==> flow/design.v <==
`timescale 1ns / 1ps
module Simple_Dual_BRAM #(
    parameter BRAM_DATA_WIDTH = 96,
    parameter BRAM_DEPTH = 256,
    parameter BRAM_ADDR_WIDTH = $clog2(BRAM_DEPTH)
)
(
    input clk,
    input we_a,
    input en_a,
    input [BRAM_ADDR_WIDTH - 1 : 0] addr_a,
    input [BRAM_DATA_WIDTH - 1 : 0] din_a,
    input en_b,
    input [BRAM_ADDR_WIDTH - 1 : 0] addr_b,
    output [BRAM_DATA_WIDTH - 1 : 0] dout_b
);
reg [BRAM_DATA_WIDTH - 1 : 0] dout_b_r;
assign dout_b = dout_b_r;
(* RAM_STYLE = "BLOCK" *) reg [BRAM_DATA_WIDTH - 1 : 0] ram [BRAM_DEPTH - 1 : 0];
always @(posedge clk) begin
    if (en_a)
        if (we_a)
            ram[addr_a] <= din_a;
    if (en_b)
        dout_b_r <= ram[addr_b];
end
endmodule
`timescale 1ns/1ps
module ddr_axi_read #(
    parameter DATA_WIDTH = 64,
    parameter ADDR_WIDTH = 29,
    parameter BURST_LEN_WIDTH = 8,
    parameter NUM_BURST_WIDTH = 8
)
(
    input ACLK,
    input ARESETN,
    input rd_start,
    input [BURST_LEN_WIDTH - 1 : 0] rd_burst_len, 
    input [ADDR_WIDTH - 1 : 0] rd_start_addr,
    input [NUM_BURST_WIDTH - 1 : 0] rd_num_burst,  
    output rd_ready,  
    output [DATA_WIDTH - 1 : 0] rd_fifo_data,
    output rd_fifo_we,
    output rd_done,  
    output [3 : 0] m_axi_arid,
    output [ADDR_WIDTH - 1 : 0] m_axi_araddr,
    output [BURST_LEN_WIDTH - 1 : 0] m_axi_arlen,
    output [2 : 0] m_axi_arsize,
    output [1 : 0] m_axi_arburst,
    output [0 : 0] m_axi_arlock,
    output [3 : 0] m_axi_arcache,
    output [2 : 0] m_axi_arprot,
    output [3 : 0] m_axi_arqos,
    output m_axi_arvalid,
    input m_axi_arready,
    output m_axi_rready,
    input m_axi_rlast,
    input m_axi_rvalid,
    input [1 : 0] m_axi_rresp,
    input [3 : 0] m_axi_rid,
    input [DATA_WIDTH - 1 : 0] m_axi_rdata
);
    localparam S_RD_IDLE = 3'd0;
    localparam S_RA_START = 3'd1;
    localparam S_RA_WAIT = 3'd2;
    localparam S_RD_PROC = 3'd3;
    localparam S_RD_DONE = 3'd4;
    reg [2 : 0] rd_state;
    reg [2 : 0] rd_state_d1;
    always @(posedge ACLK) begin
        rd_state_d1 <= rd_state;
    end
    reg [ADDR_WIDTH - 1 : 0] m_axi_araddr_reg;
    reg [BURST_LEN_WIDTH - 1 : 0] m_axi_arlen_reg;
    reg m_axi_arvalid_reg;
    assign m_axi_arid = 4'b1111;
    assign m_axi_arsize = 3'b011;  
    assign m_axi_arburst = 2'b01;  
    assign m_axi_arlock = 1'b0;  
    assign m_axi_arcache = 4'b0011;  
    assign m_axi_arprot = 3'b000;  
    assign m_axi_arqos = 4'b0000;  
    assign m_axi_rready = 1'b1;
    reg [NUM_BURST_WIDTH - 1 : 0] num_burst_counter;  
    reg [NUM_BURST_WIDTH - 1 : 0] num_burst_rd_counter;  
    always @(posedge ACLK or negedge ARESETN) begin
        if (~ARESETN) begin
            num_burst_counter <= 0;
        end else if (rd_state == S_RD_IDLE & rd_start) begin
            num_burst_counter <= rd_num_burst - 1;
        end else if (rd_state == S_RA_WAIT & (m_axi_arvalid & m_axi_arready)) begin
            num_burst_counter <= num_burst_counter - 1;
        end
    end
    always @(posedge ACLK or negedge ARESETN) begin
        if (~ARESETN) begin
            num_burst_rd_counter <= 0;
        end else if (rd_state == S_RD_IDLE & rd_start) begin
            num_burst_rd_counter <= rd_num_burst;
        end else if (rd_state != S_RD_IDLE & (m_axi_rlast & m_axi_rvalid & m_axi_rready)) begin
            num_burst_rd_counter <= num_burst_rd_counter - 1;
        end
    end
    always @(posedge ACLK or negedge ARESETN) begin
        if (!ARESETN) begin
            rd_state <= S_RD_IDLE;
            m_axi_araddr_reg <= 0;
            m_axi_arlen_reg <= 0;
            m_axi_arvalid_reg <= 0;
        end else begin
            case (rd_state)
                S_RD_IDLE: begin
                    if (rd_start) begin
                        rd_state <= S_RA_START;
                        m_axi_araddr_reg <= rd_start_addr;
                        m_axi_arlen_reg <= rd_burst_len - 1;
                    end
                end
                S_RA_START: begin
                    rd_state <= S_RA_WAIT;
                    m_axi_arvalid_reg <= 1;
                end
                S_RA_WAIT: begin
                    if (m_axi_arvalid & m_axi_arready) begin
                        if (num_burst_counter == 0) begin
                            rd_state <= S_RD_PROC;
                            m_axi_arvalid_reg <= 0;
                        end else if (num_burst_counter > 0) begin
                            rd_state <= S_RA_START;
                            m_axi_arvalid_reg <= 0;
                            m_axi_araddr_reg <= m_axi_araddr_reg + ((m_axi_arlen_reg + 1) << m_axi_arsize);
                        end
                    end
                end
                S_RD_PROC: begin
                    if (num_burst_rd_counter == 0) begin
                        rd_state <= S_RD_DONE;
                    end
                end
                S_RD_DONE: begin
                    rd_state <= S_RD_IDLE;
                end
            endcase
        end
    end
    assign rd_ready = (rd_state == S_RD_IDLE);
    assign m_axi_arvalid = m_axi_arvalid_reg;
    assign m_axi_araddr = m_axi_araddr_reg;
    assign m_axi_arlen = m_axi_arlen_reg;
    assign rd_done = (rd_state == S_RD_DONE);
    assign rd_fifo_we = m_axi_rvalid & m_axi_rready;
    assign rd_fifo_data = m_axi_rdata;
endmodule
`timescale 1ns / 1ps
module pp_buffer_wrapper #(
    parameter BRAM0_DEPTH = 32,
    parameter BRAM0_DW = 64,
    parameter BRAM1_DEPTH = 32,
    parameter BRAM1_DW = 64,
    parameter BURST_LEN_WIDTH = 8,
    parameter NUM_BURST_WIDTH = 8,
    parameter DDR_ADDR_WIDTH = 29,
    parameter DDR_DW = 64,
    parameter BRAM0_ADDR_WIDTH = $clog2(BRAM0_DEPTH),
    parameter BRAM1_ADDR_WIDTH = $clog2(BRAM1_DEPTH)
)
(
    input clk,
    input rst_n,
    input rd_start,
    input [BURST_LEN_WIDTH - 1 : 0] rd_burst_len,
    input [NUM_BURST_WIDTH - 1 : 0] rd_num_burst,
    input [DDR_ADDR_WIDTH - 1 : 0] rd_start_addr,    
    output rd_ready,
    output rd_done,
    input [BRAM0_ADDR_WIDTH - 1 : 0] rd_start_bram_addr,
    input bram0_r_en,
    input bram1_r_en,
    output [BRAM0_DW - 1 : 0] bram0_rdata,
    output [BRAM1_DW - 1 : 0] bram1_rdata,
    input [BRAM0_ADDR_WIDTH - 1 : 0] bram0_r_addr,
    input [BRAM1_ADDR_WIDTH - 1 : 0] bram1_r_addr,
    output [3: 0] m_axi_arid,
    output [DDR_ADDR_WIDTH - 1 : 0] m_axi_araddr,
    output [BURST_LEN_WIDTH - 1 : 0] m_axi_arlen,
    output [2 : 0] m_axi_arsize,
    output [1 : 0] m_axi_arburst,
    output         m_axi_arlock,
    output [3 : 0] m_axi_arcache,
    output [2 : 0] m_axi_arprot,
    output [3 : 0] m_axi_arqos,
    output         m_axi_arvalid,
    input          m_axi_arready,
    output m_axi_rready,
    input m_axi_rlast,
    input m_axi_rvalid,
    input [1 : 0] m_axi_rresp,
    input [3 : 0] m_axi_rid,
    input [DDR_DW - 1 : 0] m_axi_rdata
);
reg [1 : 0] d2b_active_bram;  
reg [BRAM0_ADDR_WIDTH - 1 : 0] d2b_bram_addr;
wire [BRAM0_ADDR_WIDTH - 1 : 0] bram0_w_addr;
wire [BRAM1_ADDR_WIDTH - 1 : 0] bram1_w_addr;
wire [BRAM0_DW - 1 : 0] bram0_wdata;
wire [BRAM1_DW - 1 : 0] bram1_wdata;
wire [BRAM0_DW - 1 : 0] rd_fifo_data;
wire rd_fifo_we;
wire bram0_w_en, bram1_w_en;
wire bram0_we, bram1_we;
always @(posedge clk or negedge rst_n) begin
    if (~rst_n) begin
        d2b_active_bram <= 2'b01;  
    end else if (rd_done) begin
        d2b_active_bram <= ~d2b_active_bram;  
    end
end
always @(posedge clk or negedge rst_n) begin
    if (~rst_n) begin
        d2b_bram_addr <= 0;
    end else if (rd_start & rd_ready) begin
        d2b_bram_addr <= rd_start_bram_addr;
    end else if (rd_fifo_we) begin
        d2b_bram_addr <= d2b_bram_addr + 1;
    end
end
assign bram0_w_en = 1;
assign bram1_w_en = 1;
assign bram0_wdata = (d2b_active_bram[0])? rd_fifo_data : 0;
assign bram1_wdata = (d2b_active_bram[1])? rd_fifo_data : 0;
assign bram0_we = (d2b_active_bram[0])? rd_fifo_we : 0;
assign bram1_we = (d2b_active_bram[1])? rd_fifo_we : 0;
assign bram0_w_addr = (d2b_active_bram[0])? d2b_bram_addr : 0;
assign bram1_w_addr = (d2b_active_bram[1])? d2b_bram_addr : 0;
ddr_axi_read #(
    .DATA_WIDTH(DDR_DW), 
    .ADDR_WIDTH(DDR_ADDR_WIDTH), 
    .BURST_LEN_WIDTH(BURST_LEN_WIDTH), 
    .NUM_BURST_WIDTH(NUM_BURST_WIDTH) 
)
inst_ddr_axi_read
(
    .ACLK(clk), 
    .ARESETN(rst_n), 
    .rd_start(rd_start), 
    .rd_burst_len(rd_burst_len), 
    .rd_start_addr(rd_start_addr), 
    .rd_num_burst(rd_num_burst), 
    .rd_ready(rd_ready), 
    .rd_fifo_data(rd_fifo_data), 
    .rd_fifo_we(rd_fifo_we), 
    .rd_done(rd_done), 
    .m_axi_arid(m_axi_arid), 
    .m_axi_araddr(m_axi_araddr), 
    .m_axi_arlen(m_axi_arlen), 
    .m_axi_arsize(m_axi_arsize), 
    .m_axi_arburst(m_axi_arburst), 
    .m_axi_arlock(m_axi_arlock), 
    .m_axi_arcache(m_axi_arcache), 
    .m_axi_arprot(m_axi_arprot), 
    .m_axi_arqos(m_axi_arqos), 
    .m_axi_arvalid(m_axi_arvalid), 
    .m_axi_arready(m_axi_arready), 
    .m_axi_rready(m_axi_rready), 
    .m_axi_rlast(m_axi_rlast), 
    .m_axi_rvalid(m_axi_rvalid), 
    .m_axi_rresp(m_axi_rresp), 
    .m_axi_rid(m_axi_rid), 
    .m_axi_rdata(m_axi_rdata) 
);
Simple_Dual_BRAM #(
    .BRAM_DATA_WIDTH(BRAM0_DW),
    .BRAM_DEPTH(BRAM0_DEPTH),
    .BRAM_ADDR_WIDTH(BRAM0_ADDR_WIDTH)
)
inst0_Simple_Dual_BRAM
(
    .clk(clk),
    .we_a(bram0_we),
    .en_a(bram0_w_en),
    .addr_a(bram0_w_addr),
    .din_a(bram0_wdata),
    .en_b(bram0_r_en),
    .addr_b(bram0_r_addr),
    .dout_b(bram0_rdata)
);
Simple_Dual_BRAM #(
    .BRAM_DATA_WIDTH(BRAM1_DW),
    .BRAM_DEPTH(BRAM1_DEPTH),
    .BRAM_ADDR_WIDTH(BRAM1_ADDR_WIDTH)
)
inst1_Simple_Dual_BRAM
(
    .clk(clk),
    .we_a(bram1_we),
    .en_a(bram1_w_en),
    .addr_a(bram1_w_addr),
    .din_a(bram1_wdata),
    .en_b(bram1_r_en),
    .addr_b(bram1_r_addr),
    .dout_b(bram1_rdata)
);
endmodule
Subject: tool reports on pp_buffer_wrapper

Hi,

### Tool chain data of pp_buffer_wrapper

Tool output for the design above before and after an edit, in the order of the flow.
"unedited" refers to lines of the RTL above, "edited" to lines of the edited file.
"difference" is "edited" less "unedited", of the values as shown; "rel. change" is that difference over "unedited", in percent.
Operators carry their Yosys type and port widths (W data, S select, Z words).
A cell with n/a has no value.

* design top: pp_buffer_wrapper
* clock: clk
* library: sky130hd
* timing corner: tt_025C_1v80

### Edit of the RTL

The edit as a unified diff against the file above.
The edited RTL no longer does the same as the RTL above: the edit was made by script, with no optimisation intended.

```diff
@@ -155,5 +155,5 @@
 `timescale 1ns / 1ps
 module pp_buffer_wrapper #(
-    parameter BRAM0_DEPTH = 32,
+    parameter BRAM0_DEPTH = 64,
     parameter BRAM0_DW = 64,
     parameter BRAM1_DEPTH = 32,
```

### After elaboration

Yosys after proc, flatten, opt, wreduce and memory -nomap, before mapping. Memory bits, and registers merged into a memory's read port (data or address), are not among the register bits. Print and check cells are not counted. Equal cells are merged and count once.
Memory sizes are those after Yosys's memory passes, which may raise the word count (mostly to a power of two), join words into wider ones and drop unused or constant bits.

Word-level totals
* register bits after elaboration: unedited 64, edited 65, difference +1, rel. change +1.56%
* latch bits: unedited 0, edited 0, difference 0
* bits in writable memories: unedited 4096, edited 6144, difference +2048, rel. change +50.00%
* ROM bits: unedited 0, edited 0, difference 0
* clocked read ports x word width: unedited 128, edited 128, difference 0, rel. change 0.00%
* memories: unedited 2, edited 2, difference 0, rel. change 0.00%
* cells after elaboration: unedited 81, edited 81, difference 0, rel. change 0.00%

Memories
* shape (words x width / read and write ports): unedited inst0_Simple_Dual_BRAM.ram 32 x 64 bit 1R1W; inst1_Simple_Dual_BRAM.ram 32 x 64 bit 1R1W, edited inst0_Simple_Dual_BRAM.ram 64 x 64 bit 1R1W; inst1_Simple_Dual_BRAM.ram 32 x 64 bit 1R1W

Operators by class
* add/subtract/negate cells: unedited 7, edited 7, difference 0, rel. change 0.00%
* multipliers: unedited 0, edited 0, difference 0
* div/mod/pow operators: unedited 0, edited 0, difference 0
* order comparisons: unedited 1, edited 1, difference 0, rel. change 0.00%
* equality and inequality tests: unedited 10, edited 10, difference 0, rel. change 0.00%
* shift operators: unedited 0, edited 0, difference 0
* multiplexer cells: unedited 33, edited 33, difference 0, rel. change 0.00%
* bitwise operators: unedited 6, edited 6, difference 0, rel. change 0.00%
* reduce/logical cells: unedited 14, edited 14, difference 0, rel. change 0.00%

Operator list
* $mux W5: unedited 6, edited 2, difference -4, rel. change -66.67%
* $mux W6: unedited 0, edited 4, difference +4
* $add A5 B1 Y5 const B: unedited 1, edited 0, difference -1, rel. change -100.00%
* $add A6 B1 Y6 const B: unedited 0, edited 1, difference +1

Unchanged operator kinds not shown: 28.

### Longest topological paths

Depth = most cells in a row (Yosys ltp): at word level without a register or memory, in the mapped netlist without a sequential cell, where the memories' decode and read muxes count.

Logic depth
* depth after elaboration: unedited 6, edited 6, difference 0, rel. change 0.00%
* ABC_AREA: unedited 0, edited 0
* depth in mapped cells: unedited 12, edited 14, difference +2, rel. change +16.67%
* depth with buffers taken out: unedited 11, edited 11, difference 0, rel. change 0.00%

### After synthesis

The flow's flattened synthesis, as Yosys stat reports it; memories are mapped. The netlist is that of the ABC_AREA named above (0 if unset); the other value can give another one.

Cell types
* sky130_fd_sc_hd__edfxtp_1: unedited 4224, edited 6272, difference +2048, rel. change +48.48%
* sky130_fd_sc_hd__mux4_2: unedited 1024, edited 1660, difference +636, rel. change +62.11%
* sky130_fd_sc_hd__mux2i_1: unedited 515, edited 136, difference -379, rel. change -73.59%
* sky130_fd_sc_hd__a21oi_1: unedited 27, edited 240, difference +213, rel. change +788.89%
* sky130_fd_sc_hd__clkbuf_1: unedited 193, edited 321, difference +128, rel. change +66.32%
* sky130_fd_sc_hd__nor2_1: unedited 100, edited 193, difference +93, rel. change +93.00%
* sky130_fd_sc_hd__o22ai_1: unedited 3, edited 95, difference +92, rel. change +3066.67%
* sky130_fd_sc_hd__o221ai_1: unedited 0, edited 86, difference +86
* sky130_fd_sc_hd__mux2_2: unedited 1, edited 65, difference +64, rel. change +6400.00%
* sky130_fd_sc_hd__a22o_1: unedited 130, edited 75, difference -55, rel. change -42.31%
* sky130_fd_sc_hd__buf_2: unedited 125, edited 170, difference +45, rel. change +36.00%
* sky130_fd_sc_hd__o21ai_0: unedited 35, edited 74, difference +39, rel. change +111.43%
* sky130_fd_sc_hd__o211a_1: unedited 0, edited 20, difference +20
* sky130_fd_sc_hd__buf_1: unedited 64, edited 47, difference -17, rel. change -26.56%
* sky130_fd_sc_hd__buf_4: unedited 23, edited 38, difference +15, rel. change +65.22%
* sky130_fd_sc_hd__a211oi_1: unedited 3, edited 18, difference +15, rel. change +500.00%
* sky130_fd_sc_hd__nand2b_1: unedited 4, edited 15, difference +11, rel. change +275.00%
* sky130_fd_sc_hd__a22oi_1: unedited 1, edited 12, difference +11, rel. change +1100.00%

Unchanged cell types not shown: 10.
The list need not be complete.

Synthesis totals
* cells in the netlist: unedited 7116, edited 10200, difference +3084, rel. change +43.34%
* chip area (Yosys) (µm²): unedited 164288.8, edited 240877.3, difference +76588.5, rel. change +46.62%
* flip-flop cells: unedited 4288, edited 6337, difference +2049, rel. change +47.78%
* buffer cells: unedited 406, edited 587, difference +181, rel. change +44.58%

The figures by module come from a second, unflattened synthesis with its own total; it is not the netlist above.

Unflattened totals
* cell total of the unflattened synthesis: unedited 6956, edited 10358, difference +3402, rel. change +48.91%
* area total of the unflattened synthesis (µm²): unedited 164874.4, edited 241598.0, difference +76723.6, rel. change +46.53%

Rows give one instance, submodules left out.

Modules, unedited
* Simple_Dual_BRAM: instances 2, cells 3111, area 79587.6 µm², sequential area 63420.8 µm²
* ddr_axi_read: instances 1, cells 547, area 4434.3 µm², sequential area 1426.4 µm²
* pp_buffer_wrapper: instances 1, cells 187, area 1265.0 µm², sequential area 176.4 µm²

Modules, edited
* Simple_Dual_BRAM: instances 1, cells 6504, area 156221.1 µm², sequential area 124919.8 µm²
* Simple_Dual_BRAM: instances 1, cells 3111, area 79597.6 µm², sequential area 63420.8 µm²
* ddr_axi_read: instances 1, cells 547, area 4434.3 µm², sequential area 1426.4 µm²
* pp_buffer_wrapper: instances 1, cells 196, area 1345.0 µm², sequential area 201.4 µm²

### Worst setup path after synthesis

OpenSTA on the mapped netlist: ideal clock, no wires. The path of least setup slack (recovery checks aside). Input and output delay are each 20% of the period. Register names are those of the netlist, which keeps one name where synthesis merged equal registers.

Timing post-synthesis
* path kind: unedited input port to flip-flop, edited input port to flip-flop
* start point: unedited input m_axi_rvalid, edited input m_axi_rvalid
* end point: unedited memory inst0_Simple_Dual_BRAM.ram[15][0], edited memory inst0_Simple_Dual_BRAM.ram[56][0]
* clock period (ps): unedited 4000, edited 4000, difference 0, rel. change 0.00%
* input delay (ps): unedited 800, edited 800, difference 0, rel. change 0.00%
* time at the first pin (ps): unedited 800, edited 800, difference 0, rel. change 0.00%
* arrival time (ps): unedited 4137, edited 5943, difference +1806, rel. change +43.65%
* setup slack (ps): unedited -624, edited -2507, difference -1883
* delay of the path (ps): unedited 3824, edited 5707, difference +1883, rel. change +49.24%
* driving pins on the path: unedited 3, edited 5, difference +2, rel. change +66.67%
* path buffers: unedited 1, edited 1, difference 0, rel. change 0.00%
* synthesis period reached (ps): unedited 4624, edited 6507, difference +1883, rel. change +40.72%

"delay of the path" = arrival - input delay + setup time.
"driving pins on the path": output pins that drive a net of the path, with the launching flip-flop's if there is one; two outputs of one cell count as two.
"synthesis period reached" is the clock period less the worst setup slack; recovery checks do not enter. This is arithmetic on one report: input and output delays are still those of the set period (20% each).
Between the ends stands the longest chain of elaborated cells between them, by number of cells; it is not shown to be the way that was timed. Of several equally long chains one is given.
A line is the first line of the expression or statement that the cell stems from. Yosys adds cells for indexed reads and writes and turns some case tables into memories.
unedited: The path ends at the enable pin of a flip-flop; only ways to that pin are counted.

Between the ends, post-synthesis, unedited:
* path through: sky130_fd_sc_hd__buf_1 sky130_fd_sc_hd__nand4_1 sky130_fd_sc_hd__nor2_1
* cells in the longest elaborated chain: 2

Ends and longest elaborated chain, post-synthesis, unedited
* from (decl): line 197 `input m_axi_rvalid,`
* $mux W1: line 232 `assign bram0_we = (d2b_active_bram[0])? rd_fifo_we : 0;`
* $mux W5: line 22 `if (we_a)`
* to (decl): line 19 `(* RAM_STYLE = "BLOCK" *) reg [BRAM_DATA_WIDTH - 1 : 0] ram [BRAM_DEPTH - 1 : 0];`

edited: The path ends at the enable pin of a flip-flop; only ways to that pin are counted.

Between the ends, post-synthesis, edited:
* path through: sky130_fd_sc_hd__clkbuf_1 sky130_fd_sc_hd__nand2_1 sky130_fd_sc_hd__nor2_1 sky130_fd_sc_hd__nand4_1 sky130_fd_sc_hd__nor3_1
* cells in the longest elaborated chain: 2

Ends and longest elaborated chain, post-synthesis, edited
* from (decl): line 197 `input m_axi_rvalid,`
* $mux W1: line 232 `assign bram0_we = (d2b_active_bram[0])? rd_fifo_we : 0;`
* $mux W6: line 22 `if (we_a)`
* to (decl): line 19 `(* RAM_STYLE = "BLOCK" *) reg [BRAM_DATA_WIDTH - 1 : 0] ram [BRAM_DEPTH - 1 : 0];`

### Path in the finished layout

From the final timing report of the runs of pair A: the path of least setup slack in the routed layout; clock arrival at registers is part of the times.
The report prints the path's times to 10 ps; the period is as set.

Timing after layout
* path kind: unedited flip-flop to output port, edited flip-flop to output port
* start point: unedited register inst_ddr_axi_read.rd_state[1], edited register inst_ddr_axi_read.rd_state[0]
* end point: unedited output rd_done, edited output rd_ready
* clock period (ps): unedited 3390, edited 3390, difference 0, rel. change 0.00%
* external output delay (ps): unedited 680, edited 680, difference 0, rel. change 0.00%
* time at the first pin (ps): unedited 1020, edited 1120, difference +100, rel. change +9.80%
* arrival time (ps): unedited 2570, edited 2610, difference +40, rel. change +1.56%
* setup slack (ps): unedited 140, edited 100, difference -40
* driving pins on the path: unedited 4, edited 4, difference 0, rel. change 0.00%
* path buffers: unedited 1, edited 1, difference 0, rel. change 0.00%

Between the ends stands the longest chain of elaborated cells between them, by number of cells; it is not shown to be the way that was timed. Of several equally long chains one is given.
A register here has more assigning lines than the two given.

Between the ends, after layout, unedited:
* path through: sky130_fd_sc_hd__dfrtp_1 sky130_fd_sc_hd__inv_1 sky130_fd_sc_hd__and3_2 sky130_fd_sc_hd__clkdlybuf4s50_1
* cells in the longest elaborated chain: 1

Ends and longest elaborated chain, after layout, unedited
* from (decl): line 69 `reg [2 : 0] rd_state;`
* from (assign): line 107 `rd_state <= S_RD_IDLE;`
* from (assign): line 115 `rd_state <= S_RA_START;`
* $eq A3 B3 Y1: line 151 `assign rd_done = (rd_state == S_RD_DONE);`
* to (decl): line 176 `output rd_done,`

Between the ends, after layout, edited:
* path through: sky130_fd_sc_hd__dfrtp_2 sky130_fd_sc_hd__or3_4 sky130_fd_sc_hd__inv_1 sky130_fd_sc_hd__clkdlybuf4s50_1
* cells in the longest elaborated chain: 1

Ends and longest elaborated chain, after layout, edited
* from (decl): line 69 `reg [2 : 0] rd_state;`
* from (assign): line 107 `rd_state <= S_RD_IDLE;`
* from (assign): line 115 `rd_state <= S_RA_START;`
* $logic_not A3 Y1: line 147 `assign rd_ready = (rd_state == S_RD_IDLE);`
* to (decl): line 175 `output rd_ready,`

### Flow runs

Both versions went through the flow (Yosys, OpenROAD) with the same settings in each pair. Constraints: input delay and output delay 20% of the set period each, output load 0.01 pF.

Settings, pair A:
* CORE_UTILIZATION: 40
* PLACE_DENSITY: 0.6
* period_ns: 3.39
* CAP_MARGIN: 20
* CORE_MARGIN: 2
* SLEW_MARGIN: 20

Measured results, pair A
* Yosys chip area after synthesis (µm²): unedited 164288.8, edited 240877.3, difference +76588.5, rel. change +46.62%
* die footprint (µm²): unedited 415864.0, edited 608416.0, difference +192552.0, rel. change +46.30%
* standard-cell area after routing (µm²): unedited 193304.0, edited 285454.0, difference +92150.0, rel. change +47.67%
* worst setup slack after layout (ps): unedited 144, edited 100, difference -44
* worst hold slack (ps): unedited 195, edited 139, difference -56
* total design power (mW): unedited 128.359, edited 185.004, difference +56.645, rel. change +44.13%
* achieved clock period (ps): unedited 3246, edited 3290, difference +44, rel. change +1.36%

Settings, pair B:
* CELL_PAD_IN_SITES_DETAIL_PLACEMENT: 2
* CELL_PAD_IN_SITES_GLOBAL_PLACEMENT: 1
* CORE_ASPECT_RATIO: 0.81
* CORE_MARGIN: 5
* CORE_UTILIZATION: 26
* GPL_ROUTABILITY_DRIVEN: 1
* HOLD_SLACK_MARGIN: 0.12
* PLACE_DENSITY_LB_ADDON: 0.23
* SETUP_SLACK_MARGIN: 0.31
* period_ns: 2.93
* CAP_MARGIN: 20
* SLEW_MARGIN: 20

Measured results, pair B
* Yosys chip area after synthesis (µm²): unedited 164288.8, edited 240877.3, difference +76588.5, rel. change +46.62%
* die footprint (µm²): unedited 647967.0, edited 945907.0, difference +297940.0, rel. change +45.98%
* standard-cell area after routing (µm²): unedited 202683.0, edited 302287.0, difference +99604.0, rel. change +49.14%
* worst setup slack after layout (ps): unedited 226, edited 57, difference -169
* worst hold slack (ps): unedited 231, edited 238, difference +7
* total design power (mW): unedited 155.732, edited 224.055, difference +68.323, rel. change +43.87%
* achieved clock period (ps): unedited 2704, edited 2873, difference +169, rel. change +6.25%

"achieved clock period" means the clock period less the worst setup slack. The figure is calculated, with input and output delays left at 20% of the set period.
By "total design power" is meant OpenSTA's value without simulated activity: inputs other than the clock are taken to toggle once in ten clock periods, and the tool carries that through the logic.

Regards
